==> flow/design.v <==
module s_axi_reg #(
    parameter DATA_WIDTH = 32,
    parameter ADDR_WIDTH = 32,
    parameter BRAM_QUANTITY = 6,
    parameter INTERNAL_ADDR_RANGE = 128,
    parameter ADDR_QUANTITY = 4
) (
    output logic [DATA_WIDTH * BRAM_QUANTITY - 1:0] m_bram_o,
    input                           clk,
    input                           areset,
    input  logic [ADDR_WIDTH - 1:0] awaddr_i,
    input  logic                    awvalid_i,
    output logic                    awready_o,
    input  logic [DATA_WIDTH - 1:0] wdata_i,
    input  logic [             3:0] wstrb_i,
    input  logic                    wvalid_i,
    output logic                    wready_o,
    input  logic [ADDR_WIDTH - 1:0] araddr_i,
    input  logic                    arvalid_i,
    output logic                    arready_o,
    output logic [DATA_WIDTH - 1:0] rdata_o,
    output logic                    rvalid_o,
    input  logic                    rready_i,
    output logic [             1:0] bresp_o,
    output logic                    bvalid_o,
    input  logic                    bready_i,
    input  logic [2:0] master_status_i,
    output logic       status_read_o,
    output logic       master_start_o
);
  logic [DATA_WIDTH - 1:0] BRAM[0 : BRAM_QUANTITY - 1];
  generate
    for (genvar j = 0; j < BRAM_QUANTITY; j++) begin : g_bram_o
      assign m_bram_o[j*DATA_WIDTH +: DATA_WIDTH] = BRAM[j];
    end
  endgenerate
  logic [ADDR_WIDTH - 1:0] write_addr;
  logic [ADDR_WIDTH - 1:0] read_addr;
  logic [DATA_WIDTH - 1:0] wdata_ff;
  logic [DATA_WIDTH - 1:0] rdata_ff;
  logic [             3:0] wstrb_ff;
  logic                    has_addr;
  logic                    has_data;
  logic                    awrite_handshake;
  logic                    write_handshake;
  logic                    resp_handshake;
  logic                    aread_handshake;
  logic                    read_handshake;
  logic                    awcorrect;
  logic                    can_write;
  logic [ADDR_WIDTH - 1:0] write_addr_index;
  assign awrite_handshake = awvalid_i && awready_o;
  assign aread_handshake = arvalid_i && arready_o;
  assign write_handshake = wvalid_i && wready_o;
  assign read_handshake = rvalid_o && rready_i;
  assign awcorrect = write_addr < BRAM_QUANTITY - 1;
  assign write_addr_index = write_addr;
  assign can_write = has_addr && has_data && awcorrect;
  assign rdata_o = rdata_ff;
  always_ff @(posedge clk or negedge areset) begin
    if (~areset) begin
      master_start_o <= '0;
    end else begin
      if (resp_handshake && write_addr == 0 && wdata_ff == 1) begin
        master_start_o <= 1;
      end
      if (master_start_o == 1) begin
        master_start_o <= 0;
      end
    end
  end
  always_ff @(posedge clk or negedge areset) begin
    if (~areset) begin
      awready_o <= 1;
    end else begin
      if (awrite_handshake) begin
        awready_o <= 0;
      end
      if (resp_handshake) begin
        awready_o <= 1;
      end
    end
  end
  always_ff @(posedge clk or negedge areset) begin
    if (~areset) begin
      arready_o <= 1;
    end else begin
      if (aread_handshake) begin
        arready_o <= 0;
      end
      if (read_handshake) begin
        arready_o <= 1;
      end
    end
  end
  always_ff @(posedge clk or negedge areset) begin
    if (~areset) begin
      write_addr <= 0;
    end else begin
      if(awrite_handshake) begin
        write_addr <= (awaddr_i[ADDR_QUANTITY * 4:0] >> 2);
      end
    end
  end
  assign read_addr = (araddr_i[ADDR_QUANTITY * 4:0] >> 2);
  always_ff @(posedge clk or negedge areset) begin
    if (~areset) begin
      wready_o <= 1;
    end else begin
      if (write_handshake) begin
        wready_o <= 0;
      end
      if (resp_handshake) begin
        wready_o <= 1;
      end
    end
  end
  always_ff @(posedge clk or negedge areset) begin
    if (~areset) begin
      rvalid_o <= 0;
    end else begin
      if (aread_handshake) begin
        rvalid_o <= 1;
      end
      if (read_handshake) begin
        rvalid_o <= 0;
      end
    end
  end
  always_ff @(posedge clk or negedge areset) begin
    if (~areset) begin
      wdata_ff <= 0;
      wstrb_ff <= 0;
    end else begin
      if (write_handshake) begin
        wdata_ff <= wdata_i;
        wstrb_ff <= wstrb_i;
      end
    end
  end
  generate
    for (genvar i = 0; i < BRAM_QUANTITY; i++) begin : g_bram
      always_ff @(posedge clk or negedge areset) begin
        if (~areset) begin
          BRAM[i] <= 0;
        end else begin
          if (can_write && write_addr_index == i) begin
            if (wstrb_ff[0] == 1) BRAM[i][7:0] <= wdata_ff[7:0];
            if (wstrb_ff[1] == 1) BRAM[i][(8*1)+7:(8*1)] <= wdata_ff[(8*1)+7:(8*1)];
            if (wstrb_ff[2] == 1) BRAM[i][(8*2)+7:(8*2)] <= wdata_ff[(8*2)+7:(8*2)];
            if (wstrb_ff[3] == 1) BRAM[i][(8*3)+7:(8*3)] <= wdata_ff[(8*3)+7:(8*3)];
          end
        end
      end
    end
  endgenerate
  always_ff @(posedge clk or negedge areset) begin
    if (~areset) begin
      rdata_ff <= 0;
    end else begin
      if (aread_handshake) begin
        rdata_ff <= read_addr < BRAM_QUANTITY - 1 ? BRAM[read_addr[2:0]] : DATA_WIDTH'(master_status_i);
      end
    end
  end
  assign status_read_o = aread_handshake && read_addr >= BRAM_QUANTITY - 1 ? 1 : 0;
  assign resp_handshake = bvalid_o && bready_i;
  always_ff @(posedge clk or negedge areset) begin
    if (~areset) begin
      bvalid_o <= 0;
    end else begin
      if (has_addr && has_data) begin
        bvalid_o <= 1;
      end
      if (resp_handshake) begin
        bvalid_o <= 0;
      end
    end
  end
  always_ff @(posedge clk or negedge areset) begin
    if (~areset) begin
      bresp_o <= 0;
    end else begin
      if (has_addr) begin
        bresp_o <= awcorrect ? 0 : 2;
      end
      if (resp_handshake) begin
        bresp_o <= 0;
      end
    end
  end
  always_ff @(posedge clk or negedge areset) begin
    if (~areset) begin
      has_addr <= 0;
    end else begin
      if (awrite_handshake) begin
        has_addr <= 1;
      end
      if (resp_handshake) begin
        has_addr <= 0;
      end
    end
  end
  always_ff @(posedge clk or negedge areset) begin
    if (~areset) begin
      has_data <= 0;
    end else begin
      if (write_handshake) begin
        has_data <= 1;
      end
      if (resp_handshake) begin
        has_data <= 0;
      end
    end
  end
endmodule
module m_axi_reg #(
    parameter DATA_WIDTH = 32,
    parameter ADDR_WIDTH = 32,
    parameter BRAM_QUANTITY = 6,
    parameter AWSIZE = (DATA_WIDTH >> 3)
) (
    input                           clk,
    input                           areset,
    input  logic [DATA_WIDTH * BRAM_QUANTITY - 1:0] bram_i,
    output logic [             3:0] awid_o,
    output logic [             7:0] awlen_o,
    output logic [             2:0] awsize_o,
    output logic [             1:0] awburst_o,
    output logic [ADDR_WIDTH - 1:0] awaddr_o,
    output logic                    awvalid_o,
    input  logic                    awready_i,
    output logic [             3:0] wid_o,
    output logic [DATA_WIDTH - 1:0] wdata_o,
    output logic [             3:0] wstrb_o,
    output logic                    wlast_o,
    output logic                    wvalid_o,
    input  logic                    wready_i,
    input  logic [             3:0] bid_i,
    input  logic [             1:0] bresp_i,
    input  logic                    bvalid_i,
    output logic                    bready_o,
    output logic [             2:0] master_status_o,
    input  logic                    status_read_i,
    input  logic                    master_start_i
);
  logic [DATA_WIDTH - 1:0]             current_burst_cnt;
  logic [DATA_WIDTH - 1:0]             burst_len;
  logic [             3:0] awid_ff;
  localparam ENABLED = 0, ADDR_W_0 = 1, ADDR_W_1 = 2, LENGTH = 3, INCR_STEP = 4, BTYPE = 5, STATUS = 6;
  logic [DATA_WIDTH - 1:0] BRAM [0 : BRAM_QUANTITY - 1];
  generate
    for (genvar j = 0; j < BRAM_QUANTITY; j++) begin : g_bram_i
      assign BRAM[j] = bram_i[j*DATA_WIDTH +: DATA_WIDTH];
    end
  endgenerate
  logic                     awrite_handshake;
  logic                     write_handshake;
  logic                     response_handshake;
  logic                     is_last_burst;
  logic [DATA_WIDTH - 1:0]  counter_ff;
  logic                     start_transaction;
  logic                     making_transaction;
  logic                     burst_processing;
  logic                     finished_transaction;
  logic                     enabled_last;
  assign awrite_handshake = awvalid_o && awready_i;
  assign write_handshake = wvalid_o && wready_i;
  assign response_handshake = bvalid_i && bready_o;
  assign is_last_burst = current_burst_cnt + 1 >= burst_len;
  assign awid_o = awid_ff;
  assign wid_o = awid_ff;
  always_ff @(posedge clk or negedge areset) begin
    if (~areset) begin
      master_status_o <= '0;
    end else begin
      if(status_read_i) begin
        master_status_o <= '0;
      end
      if(response_handshake) begin
        master_status_o <= { 1'b1, bresp_i };
      end
    end
  end
  always_ff @(posedge clk or negedge areset) begin
    if (~areset) begin
      awid_ff <= '0;
    end else begin
      if(finished_transaction) begin
        awid_ff <= awid_ff + 1;
      end
    end
  end
  assign start_transaction = master_start_i;
  always_ff @(posedge clk or negedge areset) begin
    if (~areset) begin
      making_transaction <= '0;
    end else begin
      if(start_transaction) begin
        making_transaction <= 1;
      end
      if(response_handshake) begin
        making_transaction <= 0;
      end
    end
  end
  always_ff @(posedge clk or negedge areset) begin
    if (~areset) begin
      finished_transaction <= '0;
    end else begin
      if(finished_transaction) begin
        finished_transaction <= 0;
      end
      if(response_handshake) begin
        finished_transaction <= 1;
      end
    end
  end
  always_ff @(posedge clk or negedge areset) begin
    if (~areset) begin
      burst_processing <= 0;
    end else begin
      if(awrite_handshake) begin
        burst_processing <= 1;
      end
      if(wlast_o && write_handshake) begin
        burst_processing <= 0;
      end
    end
  end
  always_ff @(posedge clk or negedge areset) begin
    if (~areset) begin
      awvalid_o <= '0;
    end else begin
      if(start_transaction && !making_transaction) begin
        awvalid_o <= 1;
      end
      if(awrite_handshake) begin
        awvalid_o <= 0;
      end
    end
  end
  assign awaddr_o = ADDR_WIDTH'({ BRAM[ADDR_W_1], BRAM[ADDR_W_0] });
  always_ff @(posedge clk or negedge areset) begin
    if (~areset) begin
      wvalid_o <= '0;
    end else begin
      if(burst_processing && !wvalid_o) 
        wvalid_o <= 1;
      if(write_handshake) 
        wvalid_o <= 0;
    end
  end
  always_ff @(posedge clk or negedge areset) begin
    if (~areset) begin
      wdata_o <= '0;
      wstrb_o <= '1;
    end else begin
      if(awrite_handshake) begin
        wdata_o <= counter_ff;
      end
      if(burst_processing && write_handshake) begin
        wdata_o <= counter_ff + BRAM[INCR_STEP];
      end
    end
  end
  always_ff @(posedge clk or negedge areset) begin
    if (~areset) begin
      bready_o <= '0;
    end else begin
      if(awrite_handshake) begin
        bready_o <= 1;
      end
      if(response_handshake) begin
        bready_o <= 0;
      end
    end
  end
  always_ff @(posedge clk or negedge areset) begin
    if (~areset) begin
      awburst_o <= 0;
      awsize_o <= 'b010;
    end else begin
      if(start_transaction)
      begin
        awburst_o <= 2'b01;
        awsize_o <= 3'b010;
      end
    end
  end
  always_ff @(posedge clk or negedge areset) begin
    if (~areset) begin
      awlen_o <= 0;
    end else begin
      if(start_transaction) begin
        awlen_o <= 8'((BRAM[LENGTH] / AWSIZE) - 1);
      end
    end
  end
  assign wlast_o = is_last_burst;
  assign burst_len = DATA_WIDTH'(awlen_o) + 1;
  always_ff @(posedge clk or negedge areset) begin
    if (~areset) begin
      current_burst_cnt <= 0;
    end else begin
      if(start_transaction && !making_transaction) begin
        current_burst_cnt <= 0;
      end
      if(burst_processing && write_handshake) begin
        if(is_last_burst) 
          current_burst_cnt <= 0;
        else 
          current_burst_cnt <= current_burst_cnt + 1;
      end
    end
  end
  always_ff @(posedge clk or negedge areset) begin
    if (~areset) begin
      counter_ff <= '0;
    end else begin
      if(burst_processing && write_handshake) begin
        counter_ff <= counter_ff + BRAM[INCR_STEP];
      end
      if(finished_transaction) begin
        counter_ff <= '0;
      end
    end
  end
endmodule
module master_top#(
    parameter DATA_WIDTH = 32,
    parameter ADDR_WIDTH = 32,
    parameter BRAM_QUANTITY = 6,
    parameter INTERNAL_ADDR_RANGE = 128
)(
    input                           clk,
    input                           areset,
    input  logic [             3:0] awid_i,
    input  logic [ADDR_WIDTH - 1:0] awaddr_i,
    input  logic                    awvalid_i,
    output logic                    awready_o,
    input  logic [             3:0] wid_i,
    input  logic [DATA_WIDTH - 1:0] wdata_i,
    input  logic [             3:0] wstrb_i,
    input  logic                    wlast_i,
    input  logic                    wvalid_i,
    output logic                    wready_o,
    input  logic [             3:0] arid_i,
    input  logic [ADDR_WIDTH - 1:0] araddr_i,
    input  logic                    arvalid_i,
    output logic                    arready_o,
    output logic [             3:0] rid_o,
    output logic [DATA_WIDTH - 1:0] rdata_o,
    output logic                    rlast_o,
    output logic                    rvalid_o,
    input  logic                    rready_i,
    output logic [             3:0] bid_o,
    output logic [             1:0] bresp_o,
    output logic                    bvalid_o,
    input  logic                    bready_i,
    output logic [             3:0] m_awid_o,
    output logic [             7:0] m_awlen_o,
    output logic [             2:0] m_awsize_o,
    output logic [             1:0] m_awburst_o,
    output logic [ADDR_WIDTH - 1:0] m_awaddr_o,
    output logic                    m_awvalid_o,
    input  logic                    m_awready_i,
    output logic [             3:0] m_wid_o,
    output logic [DATA_WIDTH - 1:0] m_wdata_o,
    output logic [             3:0] m_wstrb_o,
    output logic                    m_wlast_o,
    output logic                    m_wvalid_o,
    input  logic                    m_wready_i,
    input  logic [             3:0] m_bid_i,
    input  logic [             1:0] m_bresp_i,
    input  logic                    m_bvalid_i,
    output logic                    m_bready_o
);
wire [DATA_WIDTH * BRAM_QUANTITY - 1:0] m_bram;
assign rid_o   = 4'd0;
assign bid_o   = 4'd0;
assign rlast_o = 1'b1;
wire [             2:0] master_status;
wire                    master_start;
wire                    status_read;
s_axi_reg #(
    .DATA_WIDTH (DATA_WIDTH),
    .ADDR_WIDTH (ADDR_WIDTH),
    .BRAM_QUANTITY (BRAM_QUANTITY),
    .INTERNAL_ADDR_RANGE (INTERNAL_ADDR_RANGE)
) axi_slave_0
(
    .clk            (clk),
    .areset         (areset),
    .m_bram_o       (m_bram),
    .awaddr_i       (awaddr_i),
    .awvalid_i      (awvalid_i),
    .awready_o      (awready_o),
    .wdata_i        (wdata_i),
    .wstrb_i        (wstrb_i),
    .wvalid_i       (wvalid_i),
    .wready_o       (wready_o),
    .bresp_o        (bresp_o),
    .bvalid_o       (bvalid_o),
    .araddr_i       (araddr_i),
    .arvalid_i      (arvalid_i),
    .rready_i       (rready_i),
    .bready_i       (bready_i),
    .arready_o      (arready_o),
    .rvalid_o       (rvalid_o),
    .rdata_o        (rdata_o),
    .master_status_i(master_status),
    .status_read_o  (status_read),
    .master_start_o (master_start)
);
m_axi_reg #(
    .DATA_WIDTH (DATA_WIDTH),
    .ADDR_WIDTH (ADDR_WIDTH),
    .BRAM_QUANTITY (BRAM_QUANTITY)
) axi_master_0
(
    .clk            (clk),
    .areset         (areset),
    .bram_i         (m_bram),
    .awid_o         (m_awid_o),
    .awlen_o        (m_awlen_o),
    .awsize_o       (m_awsize_o),
    .awburst_o      (m_awburst_o),
    .awaddr_o       (m_awaddr_o),
    .awvalid_o      (m_awvalid_o),
    .awready_i      (m_awready_i),
    .wid_o          (m_wid_o),
    .wdata_o        (m_wdata_o),
    .wstrb_o        (m_wstrb_o),
    .wlast_o        (m_wlast_o),
    .wvalid_o       (m_wvalid_o),
    .wready_i       (m_wready_i),
    .bid_i          (m_bid_i),
    .bresp_i        (m_bresp_i),
    .bvalid_i       (m_bvalid_i),
    .bready_o       (m_bready_o),
    .master_status_o(master_status),
    .status_read_i  (status_read),
    .master_start_i (master_start)
);
endmodule
Step by step through the tools: master_top

Tool output for the design above before and after an edit, in the order of the flow.
Lines under "before" count in the file above, lines under "after" in the edited file.
"difference": "after" minus "before" as printed here.
Library cell names are shortened.
A cell with n/a has no value.

Top module: master_top
Clock input: clk
Library: sky130hd
Library corner: tt_025C_1v80

Diff

The edit as a unified diff against the file above.
A script made this edit. It changes what the design does and was not meant as an optimisation.

```diff
@@ -268,5 +268,5 @@
   assign write_handshake = wvalid_o && wready_i;
   assign response_handshake = bvalid_i && bready_o;
-  assign is_last_burst = current_burst_cnt + 1 >= burst_len;
+  assign is_last_burst = current_burst_cnt + 1 == burst_len;
   assign awid_o = awid_ff;
   assign wid_o = awid_ff;
```

After elaboration

Source: Yosys, flattened and elaborated. Widths are those after wreduce. Registers that Yosys merges into a memory's read port (data or address) are not register bits. Print and check cells do not count. Equal cells are merged and count once.

Operators by class:

| item                             | before | after | difference |
| muxes and demuxes                | 41     | 41    | 0 |
| $add $sub $neg                   | 5      | 5     | 0 |
| $lt $le $gt $ge                  | 4      | 3     | -1 |
| reductions and logical operators | 65     | 65    | 0 |
| equality and inequality tests    | 11     | 12    | +1 |

Operators by type and width:

| cell                                                                                  | before | after | difference |
| 32-bit by 9-bit greater-or-equal comparator with 1-bit output                         | 1      | 0     | -1 |
| 32-bit by 9-bit == test with 1-bit output                                             | 0      | 1     | +1 |
| 1-bit 2-to-1 mux                                                                      | 27     | 27    | 0 |
| 2-bit AND reduction                                                                   | 24     | 24    | 0 |
| 1-bit logical AND                                                                     | 23     | 23    | 0 |
| 2-bit nonzero test                                                                    | 14     | 14    | 0 |
| 32-bit 2-to-1 mux                                                                     | 8      | 8     | 0 |
| 2-bit 2-to-1 mux                                                                      | 3      | 3     | 0 |
| 15-bit by 2-bit == test with 1-bit output (second input constant)                     | 2      | 2     | 0 |
| 15-bit by 3-bit == test with 1-bit output (second input constant)                     | 2      | 2     | 0 |
| 3-bit by 2-bit == test with 1-bit output (second input constant)                      | 2      | 2     | 0 |
| 3-bit == test (second input constant)                                                 | 2      | 2     | 0 |
| 1-bit zero test                                                                       | 2      | 2     | 0 |
| 15-bit by 3-bit less-than comparator with 1-bit output (second input constant)        | 2      | 2     | 0 |
| 3-bit 2-to-1 mux                                                                      | 2      | 2     | 0 |
| 32-bit by 1-bit adder with 32-bit output (second input constant)                      | 1      | 1     | 0 |
| 32-bit adder                                                                          | 1      | 1     | 0 |
| 4-bit by 1-bit adder with 4-bit output (second input constant)                        | 1      | 1     | 0 |
| 8-bit by 1-bit adder with 9-bit output (second input constant)                        | 1      | 1     | 0 |
| 15-bit by 1-bit == test with 1-bit output (second input constant)                     | 1      | 1     | 0 |
| 3-bit by 1-bit == test with 1-bit output (second input constant)                      | 1      | 1     | 0 |
| 32-bit by 1-bit == test with 1-bit output (second input constant)                     | 1      | 1     | 0 |
| 15-bit by 3-bit greater-or-equal comparator with 1-bit output (second input constant) | 1      | 1     | 0 |
| 3-bit zero test                                                                       | 1      | 1     | 0 |
| 32-bit zero test                                                                      | 1      | 1     | 0 |
| 32-bit case mux with 6-bit select                                                     | 1      | 1     | 0 |
| 8-bit by 1-bit subtractor with 8-bit output (second input constant)                   | 1      | 1     | 0 |

Word-level totals:

| item                  | before | after | difference |
| input bits            | 129    | 129   | 0 |
| register bits         | 403    | 403   | 0 |
| elaborated cells      | 176    | 176   | 0 |
| output and inout bits | 141    | 141   | 0 |

Longest topological paths

Yosys ltp: most cells in a row. Word level: on the elaborated netlist, between registers, memories and ports. Mapped: between sequential cells and ports; inverters and the memories' decode and read muxes count.

Logic depth:

| item                         | before | after | difference |
| depth in word-level cells    | 5      | 5     | 0 |
| ABC_AREA                     | 0      | 0     | n/a |
| depth in mapped cells        | 13     | 12    | -1 |
| depth with buffers taken out | 12     | 11    | -1 |

After synthesis

The flow's flattened synthesis, as Yosys stat reports it; memories are mapped. The netlist is that of the ABC_AREA named above (0 if unset); the other value can give another one.

Synthesis totals:

| item                               | before  | after   | difference |
| cell area after synthesis (um^2)   | 19313.5 | 19652.6 | +339.1 |
| sequential part of the area (um^2) | 10063.4 | 10063.4 | 0.0 |
| mapped flip-flops                  | 402     | 402     | 0 |
| cell count                         | 1743    | 1832    | +89 |
| buffers                            | 132     | 152     | +20 |

Cell types:

| cell     | before | after | difference |
| o21ai_0  | 94     | 140   | +46 |
| a21oi_1  | 130    | 105   | -25 |
| mux2i_1  | 64     | 42    | -22 |
| o221ai_1 | 18     | 0     | -18 |
| nand2_1  | 159    | 176   | +17 |
| and3_1   | 34     | 17    | -17 |
| a31oi_1  | 20     | 34    | +14 |
| o31ai_1  | 19     | 32    | +13 |
| a211oi_1 | 21     | 31    | +10 |
| clkbuf_1 | 101    | 110   | +9 |
| ha_1     | 44     | 35    | -9 |
| nor3_1   | 14     | 23    | +9 |
| nand3_1  | 28     | 35    | +7 |
| a22o_1   | 22     | 29    | +7 |
| o41ai_1  | 1      | 7     | +6 |
| buf_2    | 0      | 6     | +6 |
| nand4_1  | 18     | 23    | +5 |
| or3_1    | 2      | 7     | +5 |

The list need not be complete.
The figures by module come from a second, unflattened synthesis with its own total; it is not the netlist above.

Second synthesis, totals:

| item                                           | before  | after   | difference |
| cells (unflattened synthesis)                  | 1782    | 1944    | +162 |
| area total of the unflattened synthesis (um^2) | 20023.0 | 20877.5 | +854.5 |

Each row is one instance without its submodules.

By module, before:

| module     | instances | sequential area (um^2) | cells | area (um^2) |
| s_axi_reg  | 1         | 7110.6                 | 943   | 12426.9 |
| m_axi_reg  | 1         | 2952.8                 | 828   | 7521.0 |
| master_top | 1         | 0.0                    | 11    | 75.1 |

By module, after:

| module     | instances | sequential area (um^2) | cells | area (um^2) |
| s_axi_reg  | 1         | 7110.6                 | 943   | 12426.9 |
| m_axi_reg  | 1         | 2952.8                 | 990   | 8375.5 |
| master_top | 1         | 0.0                    | 11    | 75.1 |

Timing after synthesis

Path of least setup slack by OpenSTA after synthesis, without wires, with an ideal clock, recovery checks aside; 20% of the period is set as input and as output delay. Where synthesis merged equal registers, the netlist keeps one of their names.

Timing path post-synthesis:

| item                                | before                                     | after                                      | difference |
| path kind                           | register to output                         | register to output                         | n/a |
| from                                | register axi_master_0.current_burst_cnt[2] | register axi_master_0.current_burst_cnt[0] | n/a |
| to                                  | output port m_wlast_o                      | output port m_wlast_o                      | n/a |
| launch time at the first pin (ns)   | 0.000                                      | 0.000                                      | 0.000 |
| path delay (ns)                     | 2.672                                      | 2.438                                      | -0.234 |
| output delay (ns)                   | 1.600                                      | 1.600                                      | 0.000 |
| clock period (ns)                   | 8.0                                        | 8.0                                        | 0.0 |
| stages                              | 13                                         | 9                                          | -4 |
| data arrival time (ns)              | 2.672                                      | 2.438                                      | -0.234 |
| path slack (ns)                     | 3.728                                      | 3.962                                      | +0.234 |
| buffers on the path                 | 1                                          | 0                                          | -1 |
| required time (ns)                  | 6.400                                      | 6.400                                      | 0.000 |
| period reached after synthesis (ns) | 4.272                                      | 4.038                                      | -0.234 |

"path delay" = arrival - input delay + setup time.
A path that ends at an output port has no setup time.
"stages": output pins that drive a net of the path, with the launching flip-flop's if there is one; two outputs of one cell count as two.
"period reached after synthesis" is the clock period less the worst setup slack; recovery checks do not enter. This is arithmetic on one report: input and output delays are still those of the set period (20% each).
Between the ends stands the longest chain of elaborated cells between them, by number of cells; it is not shown to be the way that was timed. Of several equally long chains one is given.
A line is the first line of the expression or statement that the cell stems from. Yosys adds cells for indexed reads and writes and turns some case tables into memories.
At most two assigning lines are given for a register; there are more.

On the way, post-synthesis, before:
Cell sequence: dfrtp_1 and3_2 and3_1 clkbuf_1 nand2_1 xnor2_1 ha_1 a21o_1 a21oi_1 o2111ai_1 nor4_1 o211ai_1 or3_1
Cells in the longest elaborated chain: 2
Elaborated cells on any way between the ends: 2
Those cells by class: add/sub: 1; compare: 1

Ends and longest elaborated chain, post-synthesis, before:

| item                                                          | line | RTL |
| from (decl)                                                   | 247  | `logic [DATA_WIDTH - 1:0]             current_burst_cnt;` |
| from (assign)                                                 | 404  | `current_burst_cnt <= 0;` |
| from (assign)                                                 | 413  | `current_burst_cnt <= current_burst_cnt + 1;` |
| 32-bit by 1-bit adder with 32-bit output                      | 270  | `assign is_last_burst = current_burst_cnt + 1 >= burst_len;` |
| 32-bit by 9-bit greater-or-equal comparator with 1-bit output | 270  |  |
| to (decl)                                                     | 471  | `output logic                    m_wlast_o,` |

On the way, post-synthesis, after:
Cell sequence: dfrtp_1 ha_1 nand4_1 nor4_1 xor2_1 or3_1 a2111oi_4 nand2_2 inv_1
Cells in the longest elaborated chain: 2
Elaborated cells on any way between the ends: 2
Those cells by class: add/sub: 1; eq/ne: 1

Ends and longest elaborated chain, post-synthesis, after:

| item                                      | line | RTL |
| from (decl)                               | 247  | `logic [DATA_WIDTH - 1:0]             current_burst_cnt;` |
| from (assign)                             | 404  | `current_burst_cnt <= 0;` |
| from (assign)                             | 413  | `current_burst_cnt <= current_burst_cnt + 1;` |
| 32-bit by 1-bit adder with 32-bit output  | 270  | `assign is_last_burst = current_burst_cnt + 1 == burst_len;` |
| 32-bit by 9-bit == test with 1-bit output | 270  |  |
| to (decl)                                 | 471  | `output logic                    m_wlast_o,` |

Worst path after layout

Path of least setup slack in the final report of the runs of set A (OpenROAD, finished layout, wires in). Where an end is a register, its clock arrival counts in the times.

Timing path after layout:

| item                              | before                                     | after                                      | difference |
| path kind                         | register to output                         | register to output                         | n/a |
| from                              | register axi_master_0.current_burst_cnt[2] | register axi_master_0.current_burst_cnt[0] | n/a |
| to                                | output port m_wlast_o                      | output port m_wlast_o                      | n/a |
| path slack (ns)                   | 2.20                                       | 2.32                                       | +0.12 |
| launch time at the first pin (ns) | 0.58                                       | 0.58                                       | 0.00 |
| output delay (ns)                 | 1.60                                       | 1.60                                       | 0.00 |
| data arrival time (ns)            | 4.20                                       | 4.08                                       | -0.12 |
| required time (ns)                | 6.40                                       | 6.40                                       | 0.00 |
| stages                            | 13                                         | 11                                         | -2 |
| clock period (ns)                 | 8.0                                        | 8.0                                        | 0.0 |
| buffers on the path               | 1                                          | 1                                          | 0 |

Between the ends stands the longest chain of elaborated cells between them, by number of cells; it is not shown to be the way that was timed. Of several equally long chains one is given.
At most two assigning lines are given for a register; there are more.

On the way, after layout, before:
Cell sequence: dfrtp_1 and3_2 and3_1 nand2_1 xnor2_1 ha_1 a21o_1 a21oi_1 o2111ai_1 nor4_1 o211ai_1 or3_1 clkdlybuf4s50_1
Cells in the longest elaborated chain: 2
Elaborated cells on any way between the ends: 2
Those cells by class: add/sub: 1; compare: 1

Ends and longest elaborated chain, after layout, before:

| item                                                          | line | RTL |
| from (decl)                                                   | 247  | `logic [DATA_WIDTH - 1:0]             current_burst_cnt;` |
| from (assign)                                                 | 404  | `current_burst_cnt <= 0;` |
| from (assign)                                                 | 413  | `current_burst_cnt <= current_burst_cnt + 1;` |
| 32-bit by 1-bit adder with 32-bit output                      | 270  | `assign is_last_burst = current_burst_cnt + 1 >= burst_len;` |
| 32-bit by 9-bit greater-or-equal comparator with 1-bit output | 270  |  |
| to (decl)                                                     | 471  | `output logic                    m_wlast_o,` |

On the way, after layout, after:
Cell sequence: dfrtp_1 ha_1 nand4_1 nor4_1 and3_1 xnor2_1 nand4_1 a2111oi_4 nand2_2 inv_1 clkdlybuf4s50_1
Cells in the longest elaborated chain: 2
Elaborated cells on any way between the ends: 2
Those cells by class: add/sub: 1; eq/ne: 1

Ends and longest elaborated chain, after layout, after:

| item                                      | line | RTL |
| from (decl)                               | 247  | `logic [DATA_WIDTH - 1:0]             current_burst_cnt;` |
| from (assign)                             | 404  | `current_burst_cnt <= 0;` |
| from (assign)                             | 413  | `current_burst_cnt <= current_burst_cnt + 1;` |
| 32-bit by 1-bit adder with 32-bit output  | 270  | `assign is_last_burst = current_burst_cnt + 1 == burst_len;` |
| 32-bit by 9-bit == test with 1-bit output | 270  |  |
| to (decl)                                 | 471  | `output logic                    m_wlast_o,` |

Layout results

Both versions went through the flow (Yosys, OpenROAD) with the same settings in each pair. Constraints: input delay and output delay 20% of the set period each, output load 0.01 pF.

Flow settings, set A:
CORE_UTILIZATION: 40
PLACE_DENSITY: 0.6
period_ns: 8.0
CAP_MARGIN: 20
CORE_MARGIN: 2
SLEW_MARGIN: 20

Measured results, set A:

| item                                   | before  | after   | difference |
| post-synthesis cell area (um^2)        | 19313.5 | 19652.6 | +339.1 |
| total design power (mW)                | 5.227   | 5.272   | +0.045 |
| smallest setup slack (ns)              | 2.198   | 2.316   | +0.118 |
| total negative slack (ns)              | 0.000   | 0.000   | 0.000 |
| die outline area (um^2)                | 50057.4 | 50920.2 | +862.8 |
| period reached (ns)                    | 5.802   | 5.684   | -0.118 |
| standard-cell area after layout (um^2) | 23097.2 | 23465.0 | +367.8 |

Flow settings, set B:
ABC_AREA: 0
CAP_MARGIN: 20
CORE_MARGIN: 2
CORE_UTILIZATION: 47
CTS_CLUSTER_DIAMETER: 395
CTS_CLUSTER_SIZE: 33
PLACE_DENSITY_LB_ADDON: 0.27
period_ns: 4.19
SLEW_MARGIN: 20

Measured results, set B:

| item                                   | before  | after   | difference |
| post-synthesis cell area (um^2)        | 19313.5 | 19652.6 | +339.1 |
| total design power (mW)                | 8.056   | 8.184   | +0.128 |
| smallest setup slack (ns)              | -0.001  | 0.200   | +0.201 |
| total negative slack (ns)              | -0.001  | 0.000   | +0.001 |
| die outline area (um^2)                | 42731.1 | 43466.0 | +734.9 |
| period reached (ns)                    | 4.191   | 3.990   | -0.201 |
| standard-cell area after layout (um^2) | 22514.1 | 22589.2 | +75.1 |

By "period reached" is meant the clock period of the run minus its worst setup slack. This is arithmetic on one report: input and output delays are still those of the set period (20% each).
"total design power" rests on the timing tool's default activity at the inputs, not on a simulated workload.
